==> flow/design.v <==
`timescale 1ns / 1ps
module BMU( HD1, HD2, HD3, HD4, HD5, HD6, HD7, HD8, HD9, HD10, HD11, HD12, HD13, HD14, HD15, HD16, Rx, len, clock, reset
    );
output  [1:0] HD1;
output  [1:0] HD2;
output  [1:0] HD3;
output  [1:0] HD4;
output  [1:0] HD5;
output  [1:0] HD6;
output  [1:0] HD7;
output  [1:0] HD8;
output  [1:0] HD9;
output  [1:0] HD10;
output  [1:0] HD11;
output  [1:0] HD12;
output  [1:0] HD13;
output  [1:0] HD14;
output  [1:0] HD15;
output  [1:0] HD16;
input [1:0] Rx;
input len;
input reset;
input clock;
   reg [1:0] 	 HD1;
   reg [1:0] 	 HD2;
   reg [1:0] 	 HD3;
   reg [1:0] 	 HD4;
   reg [1:0] 	 HD5;
   reg [1:0] 	 HD6;
   reg [1:0] 	 HD7;
   reg [1:0] 	 HD8;
   reg [1:0] 	 HD9;
   reg [1:0] 	 HD10;
   reg [1:0] 	 HD11;
   reg [1:0] 	 HD12;
   reg [1:0] 	 HD13;
   reg [1:0] 	 HD14;
   reg [1:0] 	 HD15;
   reg [1:0] 	 HD16; 
always@(posedge clock or posedge reset)
begin
if(reset)
begin
HD1<=0; HD9<=0;
HD2<=0; HD10<=0;
HD3<=0; HD11<=0;
HD4<=0; HD12<=0;
HD5<=0; HD13<=0;
HD6<=0; HD14<=0;
HD7<=0; HD15<=0;
HD8<=0; HD16<=0;
end
else if(len)
begin
case(Rx)
					2'b00: begin
                         HD1 <=2'b00; HD2 <=2'b10; HD3 <=2'b01; HD4 <=2'b01;
                         HD5 <=2'b10; HD6 <=2'b00; HD7 <=2'b01; HD8 <=2'b01;
                         HD9 <=2'b10; HD10<=2'b00; HD11<=2'b01; HD12<=2'b01;
                         HD13<=2'b00; HD14<=2'b10; HD15<=2'b01; HD16<=2'b01;
                      end
               2'b01: begin
                         HD1 <=2'b01; HD2 <=2'b01; HD3 <=2'b00; HD4 <=2'b10;
                         HD5 <=2'b01; HD6 <=2'b01; HD7 <=2'b10; HD8 <=2'b00;
                         HD9 <=2'b01; HD10<=2'b01; HD11<=2'b10; HD12<=2'b00;
                         HD13<=2'b01; HD14<=2'b01; HD15<=2'b00; HD16<=2'b10;
                      end
               2'b10: begin
                         HD1 <=2'b01; HD2 <=2'b01; HD3 <=2'b10; HD4 <=2'b00;
                         HD5 <=2'b01; HD6 <=2'b01; HD7 <=2'b00; HD8 <=2'b10;
                         HD9 <=2'b01; HD10<=2'b01; HD11<=2'b00; HD12<=2'b10;
                         HD13<=2'b01; HD14<=2'b01; HD15<=2'b10; HD16<=2'b00;
                      end
               2'b11: begin
                         HD1 <=2'b10; HD2 <=2'b00; HD3 <=2'b01; HD4 <=2'b01;
                         HD5 <=2'b00; HD6 <=2'b10; HD7 <=2'b01; HD8 <=2'b01;
                         HD9 <=2'b00; HD10<=2'b10; HD11<=2'b01; HD12<=2'b01;
                         HD13<=2'b10; HD14<=2'b00; HD15<=2'b01; HD16<=2'b01;
                      end
          endcase 
end
end
endmodule
`timescale 1ns / 1ps
module Add_Compare(acs_pm_survivor, acs_label, acs_pm_ina, HD_ina, acs_pm_inb, HD_inb, norm, aen, clock, reset
    );
output [3:0] acs_pm_survivor;
output acs_label;
input [3:0] acs_pm_ina;
input [3:0] acs_pm_inb;
input [1:0] HD_ina;
input [1:0] HD_inb;
input [3:0] norm;
input aen;
input clock;
input reset;
reg [3:0] acs_pm_survivor;
reg  acs_label; 
reg [3:0] suma;
reg [3:0] sumb;
wire [4:0] adda = (acs_pm_ina - norm) + HD_ina;
wire [4:0] addb = (acs_pm_inb - norm) + HD_inb;
always@(posedge clock or posedge reset)
begin
if(reset)
suma<=0;
else
begin
if(aen && adda[4])
suma<=4'b1111;
else if(aen)
suma<=adda[3:0];
end
end
always@(posedge clock or posedge reset)
begin
if(reset)
sumb<=0;
else if(aen && addb[4])
sumb<=4'b1111;
else if(aen)
sumb<=addb[3:0];
end
always@(suma or sumb)
begin
if(suma<=sumb)
begin
acs_pm_survivor=suma;
acs_label=1'b0;
end
else
begin
acs_pm_survivor=sumb;
acs_label=1'b1;
end
end
endmodule
`timescale 1ns / 1ps
module ACSU(acs0_pm_out, acs1_pm_out, acs2_pm_out, acs3_pm_out, 
                 acs4_pm_out, acs5_pm_out, acs6_pm_out, acs7_pm_out,
                 acs0_label,  acs1_label,  acs2_label,  acs3_label, 
                 acs4_label,  acs5_label,  acs6_label,  acs7_label,
                 acs0_pm_ina,  acs0_pm_inb, HD0_ina, HD0_inb,
                 acs1_pm_ina,  acs1_pm_inb, HD1_ina, HD1_inb,
                 acs2_pm_ina,  acs2_pm_inb, HD2_ina, HD2_inb,
                 acs3_pm_ina,  acs3_pm_inb, HD3_ina, HD3_inb,
                 acs4_pm_ina,  acs4_pm_inb, HD4_ina, HD4_inb,
                 acs5_pm_ina,  acs5_pm_inb, HD5_ina, HD5_inb,
                 acs6_pm_ina,  acs6_pm_inb, HD6_ina, HD6_inb,
                 acs7_pm_ina,  acs7_pm_inb, HD7_ina, HD7_inb,
                 norm, aen, clock, reset
                );
   output [3:0] acs0_pm_out;
   output [3:0] acs1_pm_out;
   output [3:0] acs2_pm_out;
   output [3:0] acs3_pm_out;
   output [3:0] acs4_pm_out;
   output [3:0] acs5_pm_out;
   output [3:0] acs6_pm_out;
   output [3:0] acs7_pm_out;
   output  acs0_label;
   output  acs1_label;
   output  acs2_label;
   output  acs3_label;
   output  acs4_label;
   output  acs5_label;
   output  acs6_label;
   output  acs7_label;
   input [3:0]  acs0_pm_ina;
   input [3:0]  acs1_pm_ina;
   input [3:0]  acs2_pm_ina;
   input [3:0]  acs3_pm_ina;
   input [3:0]  acs4_pm_ina;
   input [3:0]  acs5_pm_ina;
   input [3:0]  acs6_pm_ina;
   input [3:0]  acs7_pm_ina;
   input [3:0]  acs0_pm_inb;
   input [3:0]  acs1_pm_inb;
   input [3:0]  acs2_pm_inb;
   input [3:0]  acs3_pm_inb;
   input [3:0]  acs4_pm_inb;
   input [3:0]  acs5_pm_inb;
   input [3:0]  acs6_pm_inb;
   input [3:0]  acs7_pm_inb;
   input [1:0] 	   HD0_ina;
   input [1:0] 	   HD1_ina;
   input [1:0] 	   HD2_ina;
   input [1:0] 	   HD3_ina;
   input [1:0] 	   HD4_ina;
   input [1:0] 	   HD5_ina;
   input [1:0] 	   HD6_ina;
   input [1:0] 	   HD7_ina;
   input [1:0] 	   HD0_inb;
   input [1:0] 	   HD1_inb;
   input [1:0] 	   HD2_inb;
   input [1:0] 	   HD3_inb;
   input [1:0] 	   HD4_inb;
   input [1:0] 	   HD5_inb;
   input [1:0] 	   HD6_inb;
   input [1:0] 	   HD7_inb;   
   input [3:0] norm;
   input aen;
   input clock;
   input reset;
Add_Compare DUT0 (.acs_pm_survivor(acs0_pm_out), 
               .acs_label(acs0_label),
               .acs_pm_ina(acs0_pm_ina), 
               .HD_ina(HD0_ina), 
               .acs_pm_inb(acs0_pm_inb), 
               .HD_inb(HD0_inb),
               .norm(norm),
               .aen(aen),
               .clock(clock),
               .reset(reset)
              );
Add_Compare DUT1 (.acs_pm_survivor(acs1_pm_out),
               .acs_label(acs1_label), 
               .acs_pm_ina(acs1_pm_ina), 
               .HD_ina(HD1_ina), 
               .acs_pm_inb(acs1_pm_inb), 
               .HD_inb(HD1_inb),
               .norm(norm),
               .aen(aen),
               .clock(clock),
               .reset(reset)
              );
Add_Compare DUT2 (.acs_pm_survivor(acs2_pm_out), 
               .acs_label(acs2_label),
               .acs_pm_ina(acs2_pm_ina), 
               .HD_ina(HD2_ina),
               .acs_pm_inb(acs2_pm_inb), 
               .HD_inb(HD2_inb),
               .norm(norm),
               .aen(aen),
               .clock(clock),
               .reset(reset)
              );
Add_Compare DUT3 (.acs_pm_survivor(acs3_pm_out), 
               .acs_label(acs3_label),
               .acs_pm_ina(acs3_pm_ina), 
               .HD_ina(HD3_ina),
               .acs_pm_inb(acs3_pm_inb), 
               .HD_inb(HD3_inb),
               .norm(norm),
               .aen(aen),
               .clock(clock),
               .reset(reset)
              );
Add_Compare DUT4 (.acs_pm_survivor(acs4_pm_out), 
               .acs_label(acs4_label),
               .acs_pm_ina(acs4_pm_ina), 
               .HD_ina(HD4_ina),
               .acs_pm_inb(acs4_pm_inb), 
               .HD_inb(HD4_inb),
               .norm(norm),
               .aen(aen),
               .clock(clock),
               .reset(reset)
              );
Add_Compare DUT5 (.acs_pm_survivor(acs5_pm_out), 
               .acs_label(acs5_label),
               .acs_pm_ina(acs5_pm_ina), 
               .HD_ina(HD5_ina),
               .acs_pm_inb(acs5_pm_inb), 
               .HD_inb(HD5_inb),               
               .norm(norm),
               .aen(aen),
               .clock(clock),
               .reset(reset)
               );
Add_Compare DUT6 (.acs_pm_survivor(acs6_pm_out), 
               .acs_label(acs6_label),
               .acs_pm_ina(acs6_pm_ina), 
               .HD_ina(HD6_ina),
               .acs_pm_inb(acs6_pm_inb), 
               .HD_inb(HD6_inb),
               .norm(norm),
               .aen(aen),
               .clock(clock),
               .reset(reset)
              );
Add_Compare DUT7 (.acs_pm_survivor(acs7_pm_out), 
               .acs_label(acs7_label),
               .acs_pm_ina(acs7_pm_ina), 
               .HD_ina(HD7_ina),
               .acs_pm_inb(acs7_pm_inb), 
               .HD_inb(HD7_inb),
               .norm(norm),
               .aen(aen),
               .clock(clock),
               .reset(reset)
              );
endmodule 
`timescale 1ns / 1ps
module Decision( bstate, flag_metric, in0, in1, in2, in3, in4 ,in5, in6, in7);
output [2:0] bstate;
output [3:0] flag_metric;
input [3:0] in0;
input [3:0] in1;
input [3:0] in2;
input [3:0] in3;
input [3:0] in4;
input [3:0] in5;
input [3:0] in6;
input [3:0] in7;
reg [2:0] bstate;
reg [3:0] min01;
reg [3:0] min23;
reg [3:0] min45;
reg [3:0] min67;
reg [3:0] min0123;
reg [3:0] min4567;
reg [3:0] flag_metric; 
always@(*)
begin
if(in0<=in1)
min01=in0;
else
min01=in1;
if(in2<=in3)
min23=in2;
else
min23=in3;
if(in4<=in5)
min45=in4;
else
min45=in5;
if(in6<=in7)
min67=in6;
else
min67=in7;
if(min01<=min23)
min0123=min01;
else
min0123=min23;
if(min45<=min67)
min4567=min45;
else
min4567=min67;
if(min0123<=min4567)
flag_metric=min0123;
else
flag_metric=min4567;
end
always@(*)
begin
bstate=3'b000;
if(flag_metric==in0)
bstate=3'b000;
if(flag_metric==in1)
bstate=3'b001;
if(flag_metric==in2)
bstate=3'b010;
if(flag_metric==in3)
bstate=3'b011;
if(flag_metric==in4)
bstate=3'b100;
if(flag_metric==in5)
bstate=3'b101;
if(flag_metric==in6)
bstate=3'b110;
if(flag_metric==in7)
bstate=3'b111;
end
endmodule
module controlpath (Dx,  oen,  len, aen, 
                     A0_out, A1_out, A2_out, A3_out, A4_out, A5_out, A6_out, A7_out,
                     A0_in,  A1_in,  A2_in,  A3_in,  A4_in,  A5_in,  A6_in,  A7_in,
                     acs0_label,  acs1_label,  acs2_label,  acs3_label,  acs4_label,  acs5_label,  acs6_label,  acs7_label,
                     min_metric, seqrdy, reset, clock 
                    );
   output  Dx;
   output [3:0] min_metric;
   output           oen;
   output           len;
   output          aen;
   output [3:0] A0_out;
   output [3:0] A1_out;
   output [3:0] A2_out;
   output [3:0] A3_out;
   output [3:0] A4_out;
   output [3:0] A5_out;
   output [3:0] A6_out;
   output [3:0] A7_out;
   input [3:0] A0_in;
   input [3:0] A1_in;
   input [3:0] A2_in;
   input [3:0] A3_in;
   input [3:0] A4_in;
   input [3:0] A5_in;
   input [3:0] A6_in;
   input [3:0] A7_in;
   input   acs0_label;
   input   acs1_label;
   input   acs2_label;
   input   acs3_label;
   input   acs4_label;
   input   acs5_label;
   input   acs6_label;
   input   acs7_label;
   input 	  seqrdy;
   input 	  reset;
   input 	  clock;
   reg [14:0]   P0;
   reg [14:0]   P1;
   reg [14:0]   P2;
   reg [14:0]   P3;
   reg [14:0]   P4;
   reg [14:0]   P5;
   reg [14:0]   P6;
   reg [14:0]   P7;
   reg [3:0]   A0;
   reg [3:0]   A1;
   reg [3:0]   A2;
   reg [3:0]   A3;
   reg [3:0]   A4;
   reg [3:0]   A5;
   reg [3:0]   A6;
   reg [3:0]   A7;
   reg [3:0] 	  write_ptr;
   reg [3:0] 	  trace_ptr;
   reg [2:0] 	  tb_reg;
   reg 		   len;
   reg 		  aen;
   reg 		  wen;
   reg 		  ten;
   reg 		   oen;
   parameter [6:0] 
                   RESET           =7'b0000001,
                   calc_HD         =7'b0000010,
                   add_HD          =7'b0000100,
                   write_state     =7'b0001000,
                   beststate       =7'b0010000,
                   traceback       =7'b0100000,
						 output_DX       =7'b1000000;
   reg [6:0] next_state;
   wire [2:0] min_state;
   Decision UUT_TB (.bstate(min_state), .flag_metric(min_metric),
                         .in0(A0_out), .in1(A1_out), .in2(A2_out), .in3(A3_out), 
                         .in4(A4_out), .in5(A5_out), .in6(A6_out), .in7(A7_out));
   assign Dx = ( oen) ? tb_reg[0] : 1'b0;
   assign A0_out = (write_ptr>0) ? A0_in:A0;
   assign A1_out = (write_ptr>0) ? A1_in:A1;
   assign A2_out = (write_ptr>0) ? A2_in:A2;
   assign A3_out = (write_ptr>0) ? A3_in:A3;
   assign A4_out = (write_ptr>0) ? A4_in:A4;
   assign A5_out = (write_ptr>0) ? A5_in:A5;
   assign A6_out = (write_ptr>0) ? A6_in:A6;
   assign A7_out = (write_ptr>0) ? A7_in:A7;
   always @(posedge clock or posedge reset)
     begin
	if (reset)
	  begin
	     P0 <=0; P1 <=0; P2 <=0; P3 <=0; P4 <=0; P5 <=0; P6 <=0; P7 <=0;
	  end
	else
	  begin
             if (wen && write_ptr>0)
               begin
                  P0   <={acs0_label, P0[14:1]};									 
                  P1   <={acs1_label, P1[14:1]};									 
                  P2   <={acs2_label, P2[14:1]};
                  P3   <={acs3_label, P3[14:1]};
                  P4   <={acs4_label, P4[14:1]};
                  P5   <={acs5_label, P5[14:1]};
                  P6   <={acs6_label, P6[14:1]};
                  P7   <={acs7_label, P7[14:1]};		  
               end	  
      end
	  end
   always @(posedge clock or posedge reset)
     begin
	if (reset)
	  begin
	     A0 <=0;       A1 <=4'b1111; A2 <=4'b1111; A3 <=4'b1111; 
             A4 <=4'b1111; A5 <=4'b1111; A6 <=4'b1111; A7 <=4'b1111;
	  end
	else
	  begin
             if (wen)
               begin
                  A0 <=A0_in; A1 <=A1_in; A2 <=A2_in; A3 <=A3_in; 
                  A4 <=A4_in; A5 <=A5_in; A6 <=A6_in; A7 <=A7_in;
               end
	  end
     end
   always @(posedge clock or posedge reset)
     begin
	if (reset)
	  tb_reg <=0;
	else
	  begin
	     if (next_state==write_state)
	        tb_reg <=min_state;
	     else if (ten)
               begin
                  case (tb_reg)
                    3'b000 : tb_reg <={P0[trace_ptr],tb_reg[2:1]};
                    3'b001 : tb_reg <={P1[trace_ptr],tb_reg[2:1]};
                    3'b010 : tb_reg <={P2[trace_ptr],tb_reg[2:1]};
                    3'b011 : tb_reg <={P3[trace_ptr],tb_reg[2:1]};
                    3'b100 : tb_reg <={P4[trace_ptr],tb_reg[2:1]};
                    3'b101 : tb_reg <={P5[trace_ptr],tb_reg[2:1]};
                    3'b110 : tb_reg <={P6[trace_ptr],tb_reg[2:1]};
                    3'b111 : tb_reg <={P7[trace_ptr],tb_reg[2:1]};
                  endcase
	       end
	  end
     end
   always @ (posedge clock or posedge reset)
     begin
        if (reset)
          begin
              len <=0; aen <=0; wen <=0; ten <=0;  oen <=0;
	     write_ptr    <=0;
	     trace_ptr    <=0;
             next_state   <= RESET;
          end
        else
          begin
             case(next_state)
               RESET:      begin
		             if (seqrdy)
			       begin
                                   len <=0; aen <=0; wen <=0; ten <=0;  oen <=0;
                                  next_state <=calc_HD;
			       end
		             else
			       next_state <=RESET;
                           end  
               calc_HD:    begin
                               len <=1; aen <=0; wen <=0; ten <=0;  oen <=0;
                              next_state   <= add_HD;
                           end 
               add_HD:        begin
                             if (seqrdy)
                               begin
                               len <=0; aen <=1; wen <=0; ten <=0;  oen <=0;
                              next_state   <= write_state;
                               end
                             else
                              next_state   <= add_HD;
                           end 
               write_state: begin
                                 if (write_ptr < 14)
                                   begin
                                       len <=0; aen <=0; wen <=1; ten <=0;  oen <=0;
				      write_ptr <=write_ptr+1;
                                      next_state   <= calc_HD;
                                   end
                                else if (write_ptr == 14)
                                   begin
				       len <=0; aen <=0; wen <=1; ten <=0;  oen <=0;
				      write_ptr <=write_ptr+1;
                                      next_state   <= beststate;
			           end
                              end  
               beststate:    begin
                                  len <=0; aen <=0; wen <=0; ten <=0;  oen <=0;
		                 ;
		                 write_ptr    <=14;
		  		 trace_ptr    <=14;
                                 next_state   <= traceback;
                              end 
               traceback:     begin
                                 if (trace_ptr >1)
                                   begin
                                       len <=0; aen <=0; wen <=0; ten <=1;  oen <=0;
		                      trace_ptr    <=trace_ptr-1; 
                                      next_state   <= traceback;
                                   end	    
                                 else if (trace_ptr == 1) 
                                   begin
                                       len <=0; aen <=0; wen <=0; ten <=0;  oen <=0;
                                      next_state   <= output_DX;
	                           end
                              end 
               output_DX:     begin
                                       len <=0; aen <=0; wen <=0; ten <=0;  oen <=1;
                                      next_state   <= calc_HD;
                end 
	    endcase 
	 end 
   end 
endmodule
`timescale 1ns / 1ps
module Viterbi(Dx, Rx, oen, rxrdy, clock, seqrdy,reset
    );
output Dx;
output oen;
output rxrdy;
input [1:0] Rx;
input seqrdy;
input reset;
input clock;
wire[3:0] A0_out;
wire[3:0] A1_out;
wire[3:0] A2_out;
wire[3:0] A3_out;
wire[3:0] A4_out;
wire[3:0] A5_out;
wire[3:0] A6_out;
wire[3:0] A7_out;
 wire [3:0] acs0_pm_out;
 wire [3:0] acs1_pm_out;
 wire [3:0] acs2_pm_out;
 wire [3:0] acs3_pm_out;
 wire [3:0] acs4_pm_out;
 wire [3:0] acs5_pm_out;   
 wire [3:0] acs6_pm_out;   
 wire [3:0] acs7_pm_out;
wire acs0_label;
wire acs1_label;
wire acs2_label;
wire acs3_label;
wire acs4_label;
wire acs5_label;
wire acs6_label;
wire acs7_label;
wire len;
wire aen;
wire [3:0] min_metric;
assign rxrdy = len;
wire [1:0] HD1;	wire [1:0] HD9;
wire [1:0] HD2;	wire [1:0] HD10;
wire [1:0] HD3;   wire [1:0] HD11;
wire [1:0] HD4;	wire [1:0] HD12;
wire [1:0] HD5;	wire [1:0] HD13;
wire [1:0] HD6;	wire [1:0] HD14;
wire [1:0] HD7;	wire [1:0] HD15;
wire [1:0] HD8;	wire [1:0] HD16;
BMU U1(.HD1(HD1), .HD2(HD2), .HD3(HD3), .HD4(HD4), .HD5(HD5), .HD6(HD6), .HD7(HD7), .HD8(HD8), .HD9(HD9), .HD10(HD10), .HD11(HD11), .HD12(HD12), .HD13(HD13), .HD14(HD14), .HD15(HD15), .HD16(HD16), .Rx(Rx), .len(len & seqrdy), .clock(clock), .reset(reset)
);
ACSU U2(.acs0_pm_out(acs0_pm_out), .acs1_pm_out(acs1_pm_out), 
              .acs2_pm_out(acs2_pm_out), .acs3_pm_out(acs3_pm_out), 
              .acs4_pm_out(acs4_pm_out), .acs5_pm_out(acs5_pm_out), 
              .acs6_pm_out(acs6_pm_out), .acs7_pm_out(acs7_pm_out),
              .acs0_label(acs0_label),   .acs1_label(acs1_label), 
              .acs2_label(acs2_label),   .acs3_label(acs3_label), 
              .acs4_label(acs4_label),   .acs5_label(acs5_label), 
              .acs6_label(acs6_label),   .acs7_label(acs7_label),
              .acs0_pm_ina(A0_out),  .acs0_pm_inb(A4_out), .HD0_ina(HD1), .HD0_inb(HD9),
              .acs1_pm_ina(A0_out),  .acs1_pm_inb(A4_out), .HD1_ina(HD2), .HD1_inb(HD10),
              .acs2_pm_ina(A1_out),  .acs2_pm_inb(A5_out), .HD2_ina(HD3), .HD2_inb(HD11),
              .acs3_pm_ina(A1_out),  .acs3_pm_inb(A5_out), .HD3_ina(HD4), .HD3_inb(HD12),
              .acs4_pm_ina(A2_out),  .acs4_pm_inb(A6_out), .HD4_ina(HD5), .HD4_inb(HD13),
              .acs5_pm_ina(A2_out),  .acs5_pm_inb(A6_out), .HD5_ina(HD6), .HD5_inb(HD14),
              .acs6_pm_ina(A3_out),  .acs6_pm_inb(A7_out), .HD6_ina(HD7), .HD6_inb(HD15),
              .acs7_pm_ina(A3_out),  .acs7_pm_inb(A7_out), .HD7_ina(HD8), .HD7_inb(HD16),
	      .norm(min_metric), .aen(aen), .reset(reset), .clock(clock)
              );
				 controlpath U3(.Dx(Dx), .oen(oen), .len(len), .aen(aen), 
                 .A0_out(A0_out), .A1_out(A1_out), .A2_out(A2_out), .A3_out(A3_out), 
                 .A4_out(A4_out), .A5_out(A5_out), .A6_out(A6_out), .A7_out(A7_out),
                 .A0_in(acs0_pm_out), .A1_in(acs1_pm_out), .A2_in(acs2_pm_out), .A3_in(acs3_pm_out),  
                 .A4_in(acs4_pm_out), .A5_in(acs5_pm_out), .A6_in(acs6_pm_out), .A7_in(acs7_pm_out),
                 .acs0_label(acs0_label), .acs1_label(acs1_label), .acs2_label(acs2_label), .acs3_label(acs3_label), 
                 .acs4_label(acs4_label), .acs5_label(acs5_label), .acs6_label(acs6_label), .acs7_label(acs7_label),
                 .min_metric(min_metric), .seqrdy(seqrdy), .reset(reset), .clock(clock)
                );
endmodule
Memo
Re: synthesis data of Viterbi

======== From RTL to reports: Viterbi ========
Tool output for the design above before and after an edit, in the order of the flow.
Lines under "original" count in the file above, lines under "edited" in the edited file.
"difference" is "edited" less "original", of the values as shown; "rel. change" is that difference over "original", in percent.
A cell with - has no value.
design
  top module .............................. Viterbi
  clock ................................... clock
  cell library ............................ sky130hd
  library corner .......................... tt_025C_1v80

======== The edit ========
The edit as a unified diff against the file above.
The edited RTL no longer does the same as the RTL above: the edit was made by script, with no optimisation intended.
begin of diff
@@ -436,7 +436,13 @@
    reg [6:0] next_state;
    wire [2:0] min_state;
-   Decision UUT_TB (.bstate(min_state), .flag_metric(min_metric),
+   wire [3:0] min_metric_a, min_metric_b;
+   wire [2:0] min_state_a, min_state_b;
+   Decision UUT_TB (.bstate(min_state_a), .flag_metric(min_metric_a),
                          .in0(A0_out), .in1(A1_out), .in2(A2_out), .in3(A3_out), 
                          .in4(A4_out), .in5(A5_out), .in6(A6_out), .in7(A7_out));
+   Decision UUT_TB_b (.bstate(min_state_b), .flag_metric(min_metric_b), .in0(A0_out), .in1(A1_out),
+       .in2(~A2_out), .in3(A3_out), .in4(A4_out), .in5(A5_out), .in6(A6_out), .in7(A7_out));
+   assign min_metric = min_metric_a ^ min_metric_b;
+   assign min_state = min_state_a ^ min_state_b;
    assign Dx = ( oen) ? tb_reg[0] : 1'b0;
    assign A0_out = (write_ptr>0) ? A0_in:A0;
end of diff

======== After elaboration ========
Yosys after proc, flatten, opt, wreduce and memory -nomap, before mapping. Memory bits, and registers merged into a memory's read port (data or address), are not among the register bits. Print and check cells are not counted. Equal cells are merged and count once.
bit counts
  element                     original  edited  difference  rel. change (%)
  elaborated cells            289       312     +23         +7.96
  register bits               247       247     0           0.00
  input bits                  5         5       0           0.00
  output and inout port bits  3         3       0           0.00
operators by class
  element                           original  edited  difference  rel. change (%)
  $add $sub $neg                    26        26      0           0.00
  $lt $le $gt $ge                   18        21      +3          +16.67
  bitwise gates (word level)        1         4       +3          +300.00
  reductions and logical operators  55        55      0           0.00
  equality and inequality tests     32        39      +7          +21.88
  mux-type cells                    104       114     +10         +9.62
  shifts and indexed selects        8         8       0           0.00
operators by type and width
  operator                                                        original  edited  difference  rel. change (%)
  4-bit equality test                                             7         14      +7          +100.00
  3-bit two-way mux                                               8         14      +6          +75.00
  4-bit two-way mux                                               59        62      +3          +5.08
  4-bit less-or-equal comparator                                  15        18      +3          +20.00
  1-bit two-way mux                                               19        20      +1          +5.26
  4-bit NOT                                                       0         1       +1          -
  3-bit XOR                                                       0         1       +1          -
  4-bit XOR                                                       0         1       +1          -
  2-bit nonzero test                                              19        19      0           0.00
  1-bit logical AND                                               17        17      0           0.00
  5-bit by 2-bit adder with 5-bit output                          16        16      0           0.00
  15-bit by 4-bit indexed select with 1-bit output                8         8       0           0.00
  4-bit by 4-bit subtractor with 5-bit output                     8         8       0           0.00
  2-bit OR reduction                                              5         5       0           0.00
  3-bit equality test with constant B                             4         4       0           0.00
  7-bit two-way mux                                               4         4       0           0.00
  2-bit parallel mux with 3-bit select                            4         4       0           0.00
  1-bit parallel mux with 5-bit select                            3         3       0           0.00
  4-bit AND reduction                                             3         3       0           0.00
  2-bit equality test with constant B                             2         2       0           0.00
  3-bit by 2-bit equality test with 1-bit output with constant B  2         2       0           0.00
  4-bit by 1-bit > comparator with 1-bit output with constant B   2         2       0           0.00
  2-bit by 1-bit != test with 1-bit output with constant B        2         2       0           0.00
  2-bit != test with constant B                                   2         2       0           0.00
  1-bit parallel mux with 4-bit select                            2         2       0           0.00
  4-bit parallel mux with 2-bit select                            2         2       0           0.00
  2-bit AND reduction                                             2         2       0           0.00
  6-bit nonzero test                                              2         2       0           0.00
Not every row of either side is listed.

======== Logic depth ========
Longest topological path by Yosys (ltp), each cell counted once; first at word level (registers and memories cut), then after technology mapping (sequential cells cut; the memories' decode and read muxes count).
logic depth
  element                  original  edited  difference  rel. change (%)
  depth after elaboration  18        20      +2          +11.11
  ABC_AREA                 0         0       -           -
  depth in mapped cells    43        48      +5          +11.63

======== After synthesis ========
The flow's flattened synthesis, as Yosys stat reports it; memories are mapped. The netlist is that of the ABC_AREA named above (0 if unset); the other value can give another one.
mapped netlist
  element                   original  edited   difference  rel. change (%)
  sequential area (um^2)    6167.2    6167.2   0.0         0.00
  flip-flops                245       245      0           0.00
  cell count                1642      1882     +240        +14.62
  chip area (Yosys) (um^2)  16518.3   18332.6  +1814.3     +10.98
cell types
  cell                       original  edited  difference  rel. change (%)
  sky130_fd_sc_hd__xnor2_1   32        93      +61         +190.62
  sky130_fd_sc_hd__nand2_1   62        119     +57         +91.94
  sky130_fd_sc_hd__a31oi_1   20        40      +20         +100.00
  sky130_fd_sc_hd__a21oi_1   132       115     -17         -12.88
  sky130_fd_sc_hd__mux2i_1   63        80      +17         +26.98
  sky130_fd_sc_hd__mux4_2    27        14      -13         -48.15
  sky130_fd_sc_hd__o211ai_1  15        28      +13         +86.67
  sky130_fd_sc_hd__o21ai_1   5         18      +13         +260.00
  sky130_fd_sc_hd__buf_2     3         13      +10         +333.33
  sky130_fd_sc_hd__mux2_1    0         10      +10         -
  sky130_fd_sc_hd__o21ai_0   77        68      -9          -11.69
  sky130_fd_sc_hd__nand4_1   14        23      +9          +64.29
  sky130_fd_sc_hd__mux2_2    135       143     +8          +5.93
  sky130_fd_sc_hd__fa_1      24        16      -8          -33.33
  sky130_fd_sc_hd__nand3_1   26        19      -7          -26.92
  sky130_fd_sc_hd__xor2_1    26        19      -7          -26.92
  sky130_fd_sc_hd__inv_1     122       116     -6          -4.92
  sky130_fd_sc_hd__clkbuf_1  54        48      -6          -11.11
Not every row of either side is listed.
The figures by module come from a second, unflattened synthesis with its own total; it is not the netlist above.
second synthesis, totals
  element                                  original  edited   difference  rel. change (%)
  cell total of the unflattened synthesis  1638      1839     +201        +12.27
  area (unflattened synthesis) (um^2)      17478.0   19134.6  +1656.6     +9.48
Each row is one instance without its submodules.
by module, original
  module       sequential area (um^2)  cells  instances  area (um^2)
  controlpath  4415.5                  649    1          8356.8
  Add_Compare  200.2                   89     8          865.8
  Decision     0.0                     229    1          1686.6
  BMU          150.1                   47     1          501.7
  Viterbi      0.0                     1      1          6.3
  ACSU         0.0                     0      1          0.0
by module, edited
  module       sequential area (um^2)  cells  instances  area (um^2)
  controlpath  4415.5                  621    1          8336.7
  Add_Compare  200.2                   89     8          864.6
  Decision     0.0                     229    2          1686.6
  BMU          150.1                   47     1          501.7
  Viterbi      0.0                     1      1          6.3
  ACSU         0.0                     0      1          0.0

======== Path before layout ========
Path of least setup slack by OpenSTA after synthesis, without wires, with an ideal clock, recovery checks aside; 20% of the period is set as input and as output delay. Where synthesis merged equal registers, the netlist keeps one of their names.
timing post-synthesis
  element                              original              edited                difference  rel. change (%)
  path kind                            register to register  register to register  -           -
  from                                 reg U3.write_ptr[0]   reg U3.write_ptr[0]   -           -
  to                                   reg U2.DUT0.sumb[3]   reg U2.DUT4.suma[2]   -           -
  path slack (ns)                      -0.816                -1.721                -0.905      -
  data arrival time (ns)               8.675                 9.576                 +0.901      +10.39
  stages                               38                    45                    +7          +18.42
  launch time at the first pin (ns)    0.000                 0.000                 0.000       -
  path buffers                         5                     8                     +3          +60.00
  period (ns)                          8.0                   8.0                   0.0         0.00
  delay of the path (ns)               8.816                 9.721                 +0.905      +10.27
  library setup time (ns)              0.141                 0.145                 +0.004      -
  period reached after synthesis (ns)  8.816                 9.721                 +0.905      +10.27
"delay of the path" is the arrival time less input delay plus setup time.
"stages" counts driving pins, that of a launching flip-flop among them; a cell with two outputs on the path counts twice.
"period reached after synthesis" is the clock period less the worst setup slack; recovery checks do not enter. This is arithmetic on one report: input and output delays are still those of the set period (20% each).
The rows between start and end are the longest chain of elaborated cells between them; the timing report does not say that the signal goes this way. Where chains are equally long, one stands for them.
A line is the first line of the expression or statement that the cell stems from. Yosys adds cells for indexed reads and writes and turns some case tables into memories.
At most two assigning lines are given for a register; there are more.
between the ends, post-synthesis, original
  cells stage by stage .................... sky130_fd_sc_hd__dfrtp_1 sky130_fd_sc_hd__inv_1 sky130_fd_sc_hd__ha_1 sky130_fd_sc_hd__nand2_1 sky130_fd_sc_hd__clkbuf_1 sky130_fd_sc_hd__clkbuf_1 sky130_fd_sc_hd__clkbuf_1 sky130_fd_sc_hd__buf_1 sky130_fd_sc_hd__buf_1 sky130_fd_sc_hd__o21ai_0 sky130_fd_sc_hd__ha_1 sky130_fd_sc_hd__and3b_1 sky130_fd_sc_hd__a2111oi_4 sky130_fd_sc_hd__o21ai_1 sky130_fd_sc_hd__nor3b_1 sky130_fd_sc_hd__a221o_1 sky130_fd_sc_hd__ha_1 sky130_fd_sc_hd__o21a_1 [... 2 more ...] sky130_fd_sc_hd__mux2i_1 sky130_fd_sc_hd__ha_1 sky130_fd_sc_hd__a21oi_1 sky130_fd_sc_hd__a21oi_1 sky130_fd_sc_hd__maj3_1 sky130_fd_sc_hd__a22o_1 sky130_fd_sc_hd__o21ai_0 sky130_fd_sc_hd__ha_1 sky130_fd_sc_hd__fa_1 sky130_fd_sc_hd__inv_1 sky130_fd_sc_hd__ha_1 sky130_fd_sc_hd__a21oi_1 sky130_fd_sc_hd__nor3_1 sky130_fd_sc_hd__a21oi_1 sky130_fd_sc_hd__o31ai_1 sky130_fd_sc_hd__a211oi_1 sky130_fd_sc_hd__xnor2_1 sky130_fd_sc_hd__a31oi_1
  length of the longest elaborated chain .. 12
  elaborated cells on any way between the ends .. 29
  those cells by class .................... add/sub: 2; compare: 8; mux: 17; reduce/logical: 2
ends and longest elaborated chain, post-synthesis, original
  element                                        RTL line  source
  start, declared                                420       reg [3:0] write_ptr;
  start, assigned                                548       write_ptr <=write_ptr+1;
  start, assigned                                554       write_ptr <=write_ptr+1;
  4-bit by 1-bit > comparator with 1-bit output  442       assign A0_out = (write_ptr>0) ? A0_in:A0;
  4-bit two-way mux                              442
  4-bit less-or-equal comparator                 316       if(in0<=in1)
  4-bit two-way mux                              316
  4-bit less-or-equal comparator                 332       if(min01<=min23)
  4-bit two-way mux                              332
  4-bit less-or-equal comparator                 340       if(min0123<=min4567)
  4-bit two-way mux                              340
  4-bit by 4-bit subtractor with 5-bit output    102       wire [4:0] addb = (acs_pm_inb - norm) + HD_inb;
  5-bit by 2-bit adder with 5-bit output         102
  4-bit two-way mux                              121       else if(aen)
  4-bit two-way mux                              119       else if(aen && addb[4])
  end, assigned                                  118       sumb<=0;
  end, assigned                                  122       sumb<=addb[3:0];
  end, declared                                  100       reg [3:0] sumb;
between the ends, post-synthesis, edited
  cells stage by stage .................... sky130_fd_sc_hd__dfrtp_1 sky130_fd_sc_hd__inv_1 sky130_fd_sc_hd__ha_1 sky130_fd_sc_hd__nand2_1 sky130_fd_sc_hd__buf_2 sky130_fd_sc_hd__buf_2 sky130_fd_sc_hd__buf_2 sky130_fd_sc_hd__clkbuf_1 sky130_fd_sc_hd__clkbuf_1 sky130_fd_sc_hd__buf_1 sky130_fd_sc_hd__nand2_1 sky130_fd_sc_hd__o21ai_0 sky130_fd_sc_hd__inv_1 sky130_fd_sc_hd__ha_1 sky130_fd_sc_hd__nor2b_1 sky130_fd_sc_hd__o211ai_1 sky130_fd_sc_hd__a21oi_4 sky130_fd_sc_hd__or2_1 [... 9 more ...] sky130_fd_sc_hd__buf_6 sky130_fd_sc_hd__ha_1 sky130_fd_sc_hd__a21oi_1 sky130_fd_sc_hd__a21oi_1 sky130_fd_sc_hd__nand2_1 sky130_fd_sc_hd__o22ai_1 sky130_fd_sc_hd__a41o_1 sky130_fd_sc_hd__nor3_4 sky130_fd_sc_hd__buf_2 sky130_fd_sc_hd__mux2i_1 sky130_fd_sc_hd__xor2_1 sky130_fd_sc_hd__ha_1 sky130_fd_sc_hd__inv_1 sky130_fd_sc_hd__ha_1 sky130_fd_sc_hd__or3_1 sky130_fd_sc_hd__a2111oi_2 sky130_fd_sc_hd__mux2i_1 sky130_fd_sc_hd__o311ai_1
  length of the longest elaborated chain .. 14
  elaborated cells on any way between the ends .. 37
  those cells by class .................... add/sub: 2; compare: 11; mux: 20; logic: 2; reduce/logical: 2
ends and longest elaborated chain, post-synthesis, edited
  element                                        RTL line  source
  start, declared                                420       reg [3:0] write_ptr;
  start, assigned                                554       write_ptr <=write_ptr+1;
  start, assigned                                560       write_ptr <=write_ptr+1;
  4-bit by 1-bit > comparator with 1-bit output  450       assign A2_out = (write_ptr>0) ? A2_in:A2;
  4-bit two-way mux                              450
  4-bit NOT                                      444       .in2(~A2_out), .in3(A3_out), .in4(A4_out), .in5(A5_out), .in6(A6_out), .in7(A7_out));
  4-bit less-or-equal comparator                 320       if(in2<=in3)
  4-bit two-way mux                              320
  4-bit less-or-equal comparator                 332       if(min01<=min23)
  4-bit two-way mux                              332
  4-bit less-or-equal comparator                 340       if(min0123<=min4567)
  4-bit two-way mux                              340
  4-bit XOR                                      445       assign min_metric = min_metric_a ^ min_metric_b;
  4-bit by 4-bit subtractor with 5-bit output    101       wire [4:0] adda = (acs_pm_ina - norm) + HD_ina;
  5-bit by 2-bit adder with 5-bit output         101
  4-bit two-way mux                              111       else if(aen)
  4-bit two-way mux                              109       if(aen && adda[4])
  end, assigned                                  110       suma<=4'b1111;
  end, assigned                                  112       suma<=adda[3:0];
  end, declared                                  99        reg [3:0] suma;

======== Path in the finished layout ========
From the final timing report of each run of pair 1: the path of least setup slack in the routed layout; clock arrival at registers is part of the times.
timing after layout
  element                            original              edited                difference  rel. change (%)
  path kind                          register to register  register to register  -           -
  from                               reg U2.DUT4.suma[2]   reg U2.DUT1.suma[1]   -           -
  to                                 reg U2.DUT2.suma[3]   reg U2.DUT6.sumb[3]   -           -
  launch time at the first pin (ns)  0.58                  0.58                  0.00        0.00
  path buffers                       3                     5                     +2          +66.67
  period (ns)                        8.0                   8.0                   0.0         0.00
  path slack (ns)                    0.12                  -0.15                 -0.27       -
  stages                             36                    43                    +7          +19.44
  data arrival time (ns)             8.38                  8.57                  +0.19       +2.27
  library setup time (ns)            0.08                  0.16                  +0.08       -
The rows between start and end are the longest chain of elaborated cells between them; the timing report does not say that the signal goes this way. Where chains are equally long, one stands for them.
At most two assigning lines are given for a register; there are more.
between the ends, after layout, original
  cells stage by stage .................... sky130_fd_sc_hd__dfrtp_1 sky130_fd_sc_hd__ha_1 sky130_fd_sc_hd__or2_4 sky130_fd_sc_hd__o311ai_4 sky130_fd_sc_hd__or2_4 sky130_fd_sc_hd__nor2_1 sky130_fd_sc_hd__a21oi_2 sky130_fd_sc_hd__a21oi_2 sky130_fd_sc_hd__ha_1 sky130_fd_sc_hd__nor2b_4 sky130_fd_sc_hd__o21ai_2 sky130_fd_sc_hd__a221o_1 sky130_fd_sc_hd__buf_4 sky130_fd_sc_hd__mux2_4 sky130_fd_sc_hd__ha_4 sky130_fd_sc_hd__a21oi_1 sky130_fd_sc_hd__maj3_2 sky130_fd_sc_hd__a22oi_2 sky130_fd_sc_hd__mux2i_1 sky130_fd_sc_hd__inv_1 sky130_fd_sc_hd__ha_4 sky130_fd_sc_hd__buf_4 sky130_fd_sc_hd__a21oi_2 sky130_fd_sc_hd__maj3_2 sky130_fd_sc_hd__a22o_4 sky130_fd_sc_hd__mux2_4 sky130_fd_sc_hd__buf_6 sky130_fd_sc_hd__fa_1 sky130_fd_sc_hd__inv_4 sky130_fd_sc_hd__ha_4 sky130_fd_sc_hd__a21oi_4 sky130_fd_sc_hd__o21ai_2 sky130_fd_sc_hd__mux2i_1 sky130_fd_sc_hd__o221ai_1 sky130_fd_sc_hd__mux2_2 sky130_fd_sc_hd__o211ai_1
  length of the longest elaborated chain .. 13
  elaborated cells on any way between the ends .. 15
  those cells by class .................... add/sub: 2; compare: 4; mux: 7; reduce/logical: 2
ends and longest elaborated chain, after layout, original
  element                                      RTL line  source
  start, declared                              99        reg [3:0] suma;
  start, assigned                              106       suma<=0;
  start, assigned                              112       suma<=adda[3:0];
  4-bit less-or-equal comparator               126       if(suma<=sumb)
  4-bit two-way mux                            126
  4-bit two-way mux                            446       assign A4_out = (write_ptr>0) ? A4_in:A4;
  4-bit less-or-equal comparator               324       if(in4<=in5)
  4-bit two-way mux                            324
  4-bit less-or-equal comparator               336       if(min45<=min67)
  4-bit two-way mux                            336
  4-bit less-or-equal comparator               340       if(min0123<=min4567)
  4-bit two-way mux                            340
  4-bit by 4-bit subtractor with 5-bit output  101       wire [4:0] adda = (acs_pm_ina - norm) + HD_ina;
  5-bit by 2-bit adder with 5-bit output       101
  4-bit two-way mux                            111       else if(aen)
  4-bit two-way mux                            109       if(aen && adda[4])
  end, assigned                                110       suma<=4'b1111;
  end, assigned                                112
  end, declared                                99
between the ends, after layout, edited
  cells stage by stage .................... sky130_fd_sc_hd__dfrtp_1 sky130_fd_sc_hd__ha_4 sky130_fd_sc_hd__nor2b_4 sky130_fd_sc_hd__o211ai_2 sky130_fd_sc_hd__a21oi_4 sky130_fd_sc_hd__mux2i_2 sky130_fd_sc_hd__nand2_1 sky130_fd_sc_hd__o21ai_2 sky130_fd_sc_hd__ha_4 sky130_fd_sc_hd__nor2b_1 sky130_fd_sc_hd__o211ai_1 sky130_fd_sc_hd__buf_4 sky130_fd_sc_hd__a21oi_4 sky130_fd_sc_hd__or2_1 sky130_fd_sc_hd__o211ai_1 sky130_fd_sc_hd__inv_2 sky130_fd_sc_hd__ha_4 sky130_fd_sc_hd__nand2_4 [... 7 more ...] sky130_fd_sc_hd__and3_4 sky130_fd_sc_hd__o22ai_2 sky130_fd_sc_hd__a41o_1 sky130_fd_sc_hd__nor3_4 sky130_fd_sc_hd__buf_12 sky130_fd_sc_hd__mux2i_4 sky130_fd_sc_hd__xor2_4 sky130_fd_sc_hd__buf_6 sky130_fd_sc_hd__buf_6 sky130_fd_sc_hd__ha_4 sky130_fd_sc_hd__inv_4 sky130_fd_sc_hd__ha_4 sky130_fd_sc_hd__mux2i_1 sky130_fd_sc_hd__o21ai_1 sky130_fd_sc_hd__nor3_2 sky130_fd_sc_hd__nand4_1 sky130_fd_sc_hd__xnor2_2 sky130_fd_sc_hd__a31oi_2
  length of the longest elaborated chain .. 14
  elaborated cells on any way between the ends .. 20
  those cells by class .................... add/sub: 2; compare: 6; mux: 9; logic: 1; reduce/logical: 2
ends and longest elaborated chain, after layout, edited
  element                                      RTL line  source
  start, declared                              99        reg [3:0] suma;
  start, assigned                              106       suma<=0;
  start, assigned                              112       suma<=adda[3:0];
  4-bit less-or-equal comparator               126       if(suma<=sumb)
  4-bit two-way mux                            126
  4-bit two-way mux                            449       assign A1_out = (write_ptr>0) ? A1_in:A1;
  4-bit less-or-equal comparator               316       if(in0<=in1)
  4-bit two-way mux                            316
  4-bit less-or-equal comparator               332       if(min01<=min23)
  4-bit two-way mux                            332
  4-bit less-or-equal comparator               340       if(min0123<=min4567)
  4-bit two-way mux                            340
  4-bit XOR                                    445       assign min_metric = min_metric_a ^ min_metric_b;
  4-bit by 4-bit subtractor with 5-bit output  102       wire [4:0] addb = (acs_pm_inb - norm) + HD_inb;
  5-bit by 2-bit adder with 5-bit output       102
  4-bit two-way mux                            121       else if(aen)
  4-bit two-way mux                            119       else if(aen && addb[4])
  end, assigned                                118       sumb<=0;
  end, assigned                                122       sumb<=addb[3:0];
  end, declared                                100       reg [3:0] sumb;

======== Flow runs ========
Both versions went through the flow (Yosys, OpenROAD) with the same settings in each pair. Constraints: input delay and output delay 20% of the set period each, output load 0.01 pF.
flow settings, pair 1
  period_ns ............................... 8.0
  CAP_MARGIN .............................. 20
  CORE_MARGIN ............................. 2
  CORE_UTILIZATION ........................ 40
  SLEW_MARGIN ............................. 20
final reports, pair 1
  element                                  original  edited   difference  rel. change (%)
  overall die area (um^2)                  42938.1   47558.9  +4620.8     +10.76
  worst hold slack after layout (ns)       0.477     0.485    +0.008      -
  total negative setup slack (ns)          0.000     -1.562   -1.562      -
  clock period achieved (ns)               7.882     8.149    +0.267      +3.39
  utilization after routing (%)            49.3      52.9     +3.6        -
  standard-cell area after routing (um^2)  20145.6   23960.5  +3814.9     +18.94
  setup slack of the worst path (ns)       0.118     -0.149   -0.267      -
  area of the synthesized netlist (um^2)   16518.3   18332.6  +1814.3     +10.98
flow settings, pair 2
  ABC_AREA ................................ 1
  CORE_MARGIN ............................. 6
  CORE_UTILIZATION ........................ 28
  CTS_CLUSTER_DIAMETER .................... 54
  GPL_ROUTABILITY_DRIVEN .................. 1
  PLACE_DENSITY_LB_ADDON .................. 0.21
  SETUP_SLACK_MARGIN ...................... 0.06
  period_ns ............................... 5.45
  CAP_MARGIN .............................. 20
  SLEW_MARGIN ............................. 20
final reports, pair 2
  element                                  original  edited   difference  rel. change (%)
  overall die area (um^2)                  62893.1   69941.7  +7048.6     +11.21
  worst hold slack after layout (ns)       0.464     0.471    +0.007      -
  total negative setup slack (ns)          -65.817   -44.630  +21.187     -
  clock period achieved (ns)               6.537     6.197    -0.340      -5.20
  utilization after routing (%)            38.8      41.1     +2.3        -
  standard-cell area after routing (um^2)  21652.0   25904.8  +4252.8     +19.64
  setup slack of the worst path (ns)       -1.087    -0.747   +0.340      -
  area of the synthesized netlist (um^2)   15965.3   17847.1  +1881.8     +11.79
"clock period achieved": clock period set for the run, less the worst setup slack. It is reckoned from that one timing run; input and output delays stay at 20% of the period that was set.
